==> flow/design.v <==
module dec #(parameter w=2)(
	input [w-1:0] s,
	input e,
	output reg [2**w-1:0] o
);
	always @ (*) begin
		o = 0;
		if (e)
  		  o[s] = 1;
	end
endmodule
module rgst #(
	parameter w=8
)(
	input clk, rst_b, ld, clr,
	input [w-1:0] d,
	output reg [w-1:0] q
);
	always @ (posedge clk, negedge rst_b)
		if (!rst_b)			q <= 0;
		else if (clr)			q <= 0;
		else if (ld)			q <= d;
endmodule
module cntr #(parameter w=8)(
	input clk, rst_b,c_up,clr,
	output reg [w-1:0] q
);
	always @ (posedge clk, negedge rst_b)
		if (!rst_b)			q <= 0;
		else if (c_up)			q <= q+1;
		else if (clr)			q <= 0;
endmodule
module pktmux(
  input [63:0] pkt,msg_len,
  input pad_pkt,zero_pkt,mgln_pkt,
  output reg [63:0] o
);
  always @ (*)
    if (pad_pkt == 1)         o=(1<<63);
    else if (zero_pkt == 1)   o=0;
    else if (mgln_pkt == 1)   o=msg_len;
    else                      o=pkt;
endmodule
module regfl(
  input clk,rst_b,we,
  input [2:0] s,
  input [63:0] d,
  output [511:0] q
);
  wire [7:0] dout;
  dec #(.w(3)) inst1(.s(s),.e(we),.o(dout));
  generate
    genvar i;
    for (i=0; i<8; i=i+1) begin:v
      rgst #(.w(64)) gi(.clk(clk),.rst_b(rst_b),.clr(1'b0),.d(d),.ld(dout[i]),
          .q(q[511-i*64:448-i*64]));
    end
  endgenerate
endmodule
module sha2indpath(
  input clk,rst_b,clr,st_pkt,pad_pkt,zero_pkt,mgln_pkt,
  input [63:0] pkt,
  output [2:0] idx,
  output [511:0] blk
);
  wire [63:0] mlen, mout;
  wire [21:0] mlen_r;
  assign mlen = {42'b0, mlen_r};
  pktmux inst1(.pkt(pkt),.pad_pkt(pad_pkt),.zero_pkt(zero_pkt),
      .mgln_pkt(mgln_pkt),.msg_len(mlen),.o(mout));
  regfl inst2(.clk(clk),.rst_b(rst_b),.we(st_pkt),.d(mout),
      .s(idx),.q(blk));
  cntr #(.w(3)) inst3(.clk(clk),.rst_b(rst_b),.clr(clr),.c_up(st_pkt),.q(idx));
  rgst #(.w(22)) inst4(.clk(clk),.rst_b(rst_b),.clr(clr),.q(mlen_r),
      .ld(st_pkt&(~(pad_pkt|zero_pkt|mgln_pkt))),
      .d(mlen_r+22'd64));
endmodule
module sha2inctrl(
  input clk,rst_b,lst_pkt,
  input [2:0] idx,
  output reg st_pkt,pad_pkt,
  output reg zero_pkt,mgln_pkt,
  output reg blk_val,msg_end
);
  localparam START=0,RX_PKT=1,PAD=2,ZERO=3,MGLN=4,MSG_END=5,STOP=6;
  reg [2:0] st,st_nxt;
  always @ (*)
    case(st)
      START,RX_PKT: if (lst_pkt == 0)             st_nxt=RX_PKT;
                    else                          st_nxt=PAD;
      PAD,ZERO:     if (idx == 6)                 st_nxt=MGLN;
                    else                          st_nxt=ZERO;
      MGLN:                                       st_nxt=MSG_END;
      MSG_END,STOP:                               st_nxt=STOP;
      default:                                    st_nxt=STOP;
    endcase
  always @ (*) begin
    blk_val=0;
    msg_end=0;
    st_pkt=0;
    pad_pkt=0;
    zero_pkt=0;
    mgln_pkt=0;
    case(st)
      START: begin
        st_pkt=1; end
      RX_PKT: begin
        st_pkt=1;
        if (idx == 0)
          blk_val=1; end
      PAD: begin
        st_pkt=1;
        pad_pkt=1;
        if (idx == 0)
          blk_val=1; end
      ZERO: begin
        st_pkt=1;
        zero_pkt=1;
        if (idx == 0)
          blk_val=1; end
      MGLN: begin
        st_pkt=1;
        mgln_pkt=1; end
      MSG_END: begin
        blk_val=1;
        msg_end=1; end
    endcase
  end
  always @ (posedge clk, negedge rst_b)
    if (rst_b == 0)                                 st<=START;
    else                                            st<=st_nxt;
endmodule
module sha2in(
  input clk,rst_b,lst_pkt,
  input [63:0] pkt,
  output [511:0] blk,
  output blk_val,msg_end
);
  wire [2:0] idx;
  wire st_pkt,pad_pkt,zero_pkt,mgln_pkt;
  sha2inctrl ctrl(.clk(clk),.rst_b(rst_b),.lst_pkt(lst_pkt),.idx(idx),
      .st_pkt(st_pkt),.pad_pkt(pad_pkt),.zero_pkt(zero_pkt),
      .mgln_pkt(mgln_pkt),.blk_val(blk_val),.msg_end(msg_end));
  sha2indpath dpath(.clk(clk),.rst_b(rst_b),.clr(1'b0),.st_pkt(st_pkt),
      .pad_pkt(pad_pkt),.zero_pkt(zero_pkt),.mgln_pkt(mgln_pkt),
      .pkt(pkt),.idx(idx),.blk(blk));
endmodule
======== From RTL to reports: sha2in ========
What the tools print for sha2in, step after step.
Lines are those of the file above, counted from 1.
Operators carry their Yosys type and port widths (W data, S select, Z words).
Cell names lack the library's common part.
The mark - stands for no value.
design
  top module .............................. sha2in
  clock input ............................. clk
  library ................................. sky130hd
  library corner .......................... tt_025C_1v80

======== Word-level counts ========
Counts by Yosys on the flattened word-level netlist (proc, flatten, opt, wreduce; memories kept). Register bits leave out memories and registers merged into their read ports (data or address). Print and check cells are left out. Cells with the same type and inputs are merged into one.
storage and ports
  bits in registers ....................... 540
  bits in latches ......................... 0
  RAM bits ................................ 0
  memory bits (read-only) ................. 0
  word width x clocked read ports ......... 0
  memories ................................ 0
  bits of input ports ..................... 67
operators by class
  add/sub/neg operators ................... 3
  $mul .................................... 0
  div/mod/pow operators ................... 0
  order comparisons ....................... 0
  equal/unequal tests ..................... 6
  shifts and indexed selects .............. 1
  mux-type cells .......................... 15
  bitwise logic cells ..................... 4
  reductions and logical operators ........ 6
operators by type and width
  kind                     number
  $mux W64                 3
  $add A22 B7 Y22 const B  1
  $eq A3 B3 Y1 const B     3
  $pmux W3 S3              1
  $shift A1 B4 Y8 const A  1
  $mux W8                  1
  $eq A3 B2 Y1 const B     2
  $logic_not A3 Y1         2
  $mux W3                  2
  $mux W1                  6
  $reduce_or A5 Y1         1
  $reduce_or A2 Y1         2
  $neg A3 Y4               1
  $add A3 B1 Y3 const B    1
  $eq A3 B1 Y1 const B     1
  $reduce_or A3 Y1         1
  $or A1 B1 Y1             2
  $pmux W1 S2              1
  $mux W2                  1
  $and A1 B1 Y1            1
  $not A1 Y1               1

======== Logic depth ========
Depth = most cells in a row (Yosys ltp): at word level without a register or memory, in the mapped netlist without a sequential cell, where the memories' decode and read muxes count.
logic depth
  depth in word-level cells ............... 6
  ABC_AREA ................................ 0
  mapped depth ............................ 10

======== Synthesis result ========
Source: synth_stat.txt of the flow (Yosys; design flattened, memories mapped). It holds for the ABC_AREA given above (unset counts as 0); a run with the other value may have another netlist.
Totals and module areas in this step are rounded.
mapped netlist
  mapped cells ............................ 1793
  mapped area ............................. 0.0203 mm^2
  area of sequential cells ................ 0.0134 mm^2
  mapped flip-flops ....................... 537
cell types
  cell type  number
  dfrtp_1    536
  o21ai_0    383
  nand2_1    456
  mux2_2     111
  buf_2      86
  mux2i_1    34
  and2_1     48
  inv_1      39
  xnor2_1    13
  ha_1       7
  buf_4      9
  buf_6      6
  and3_1     6
  clkbuf_1   10
  o211ai_2   3
  xor2_1     4
  nand3_1    6
  nor2_1     8
Not listed: further types 17, cells in them 28.
The figures by module come from a second, unflattened synthesis with its own total; it is not the netlist above.
unflattened totals
  cells (unflattened synthesis) ........... 1958
  area (unflattened synthesis) ............ 0.0237 mm^2
Rows give one instance, submodules left out.
by module
  module        times used  cells  area (mm^2)  sequential area (mm^2)
  rgst #(w=64)  8           206    0.00261      0.0016
  pktmux        1           143    0.00105      0
  rgst #(w=22)  1           71     0.000912     0.000551
  sha2indpath   1           45     0.00031      0
  sha2inctrl    1           18     0.00023      0.000151
  dec #(w=3)    1           22     0.00015      0
  cntr #(w=3)   1           9      0.000136     0.0000751
  regfl         1           1      0.0000038    0
  sha2in        1           1      0.0000038    0

======== Path before layout ========
Path of least setup slack by OpenSTA after synthesis, without wires, with an ideal clock, recovery checks aside; 20% of the period is set as input and as output delay. Where synthesis merged equal registers, the netlist keeps one of their names.
timing post-synthesis
  kind .................................... register to register
  from .................................... register dpath.inst3.q[0]
  to ...................................... register dpath.inst2.v[2].gi.q[22]
  clock period ............................ 4000 ps
  launch time at the first pin ............ 0 ps
  arrival time ............................ 2005 ps
  data required time ...................... 3875 ps
  path slack .............................. 1870 ps
  path delay .............................. 2130 ps
  stages on the path ...................... 9
  synthesis period reached ................ 2130 ps
"path delay" = arrival - input delay + setup time.
"stages on the path": output pins that drive a net of the path, with the launching flip-flop's if there is one; two outputs of one cell count as two.
"synthesis period reached" = period - worst setup slack (recovery checks aside). The figure is calculated, with input and output delays left at 20% of the set period.
The rows between start and end are the longest chain of elaborated cells between them; the timing report does not say that the signal goes this way. Where chains are equally long, one stands for them.
Each line given opens the expression or statement behind the cell; cells for indexed reads and writes are added by Yosys, which also makes memories of some case tables.
A register here has more assigning lines than the two given.
between the ends, post-synthesis
  path through ............................ dfrtp_1 > inv_1 > ha_1 > ha_1 > nand4_1 > a21oi_1 > buf_2 > buf_2 > mux2_2
  length of the longest elaborated chain .. 3
  elaborated cells between the ends (all ways) .. 3
RTL lines, path post-synthesis
  element             line  source
  start: declaration  26    output reg [w-1:0] q
  start: assignment   29    if (!rst_b) q <= 0;
  start: assignment   30    else if (c_up) q <= q+1;
  $neg A3 Y4          9     o[s] = 1;
  $shift A1 B4 Y8     9
  $mux W8             8     if (e)
  end: assignment     20    if (!rst_b) q <= 0;
  end: assignment     22    else if (ld) q <= d;
  end: declaration    17    output reg [w-1:0] q

======== Timing after layout ========
Path of least setup slack in the final report of stored run 1 (OpenROAD, finished layout, wires in). Where an end is a register, its clock arrival counts in the times.
The path's times are printed in steps of 10 ps; the period is the one set.
timing after layout
  kind .................................... register to output
  from .................................... register dpath.inst3.q[0]
  to ...................................... output port blk_val
  clock period ............................ 2990 ps
  launch time at the first pin ............ 590 ps
  arrival time ............................ 2240 ps
  data required time ...................... 2390 ps
  path slack .............................. 150 ps
  stages on the path ...................... 7
The rows between start and end are the longest chain of elaborated cells between them; the timing report does not say that the signal goes this way. Where chains are equally long, one stands for them.
A register here has more assigning lines than the two given.
between the ends, after layout
  path through ............................ dfrtp_1 > inv_2 > ha_1 > ha_1 > o21ai_1 > nand2b_1 > clkdlybuf4s50_1
  length of the longest elaborated chain .. 3
  elaborated cells between the ends (all ways) .. 3
RTL lines, path after layout
  element             line  source
  start: declaration  26    output reg [w-1:0] q
  start: assignment   29    if (!rst_b) q <= 0;
  start: assignment   30    else if (c_up) q <= q+1;
  $logic_not A3 Y1    119   if (idx == 0)
  $mux W1             119
  $pmux W1 S2         104   case(st)
  end: declaration    137   output blk_val,msg_end

Data sheet: physical implementation of sha2in

Record of 2 stored runs of the RTL-to-layout flow on sha2in, platform sky130hd. The runs are unordered. Constraints: input delay and output delay 20% of the set period each, output load 0.01 pF.
"period reached" is the run's clock period less its worst setup slack. It is reckoned from that one timing run; input and output delays stay at 20% of the period that was set.
"time on the worst setup path" means the part of the period allowed to the worst setup path (the constraints hold back 20% at inputs and 20% at outputs) less its slack; where the path has registers, the arrival times of their clocks count too.
"total design power" is the tool's figure for a default switching activity; nothing was simulated.
"time on the worst setup path" is given in steps of 10 ps.
The results are shown rounded.

---- stored run 1 ----
settings
  CORE_UTILIZATION = 40
  period_ns = 2.99
  CAP_MARGIN = 20
  CORE_MARGIN = 2
  SLEW_MARGIN = 20
results
  synthesized cell area ................... 0.0203 mm^2
  total design power ...................... 32800 uW
  final utilization ....................... 0.573
  total die area .......................... 0.0525 mm^2
  area of the standard cells in the finished layout .. 0.0287 mm^2
  period reached .......................... 2841 ps
  worst setup slack after layout .......... 149 ps
  time on the worst setup path ............ 2240 ps
  worst path kind ......................... register to output
  total negative setup slack .............. 0 ps

---- stored run 2 ----
settings
  ABC_AREA = 0
  CAP_MARGIN = 20
  CELL_PAD_IN_SITES_GLOBAL_PLACEMENT = 1
  CORE_ASPECT_RATIO = 0.83
  CORE_MARGIN = 5
  CORE_UTILIZATION = 44
  CTS_CLUSTER_DIAMETER = 312
  CTS_CLUSTER_SIZE = 100
  GPL_ROUTABILITY_DRIVEN = 0
  HOLD_SLACK_MARGIN = 0.11
  MIN_ROUTING_LAYER = met2
  SLEW_MARGIN = 15
  TNS_END_PERCENT = 35
  period_ns = 3.65
results
  period reached .......................... 3301 ps
  area of the standard cells in the finished layout .. 0.027 mm^2
  total die area .......................... 0.0505 mm^2
  total negative setup slack .............. 0 ps
  worst setup slack after layout .......... 349 ps
  time on the worst setup path ............ 2570 ps
  worst path kind ......................... register to output
  final utilization ....................... 0.594
  synthesized cell area ................... 0.0203 mm^2
  total design power ...................... 24100 uW
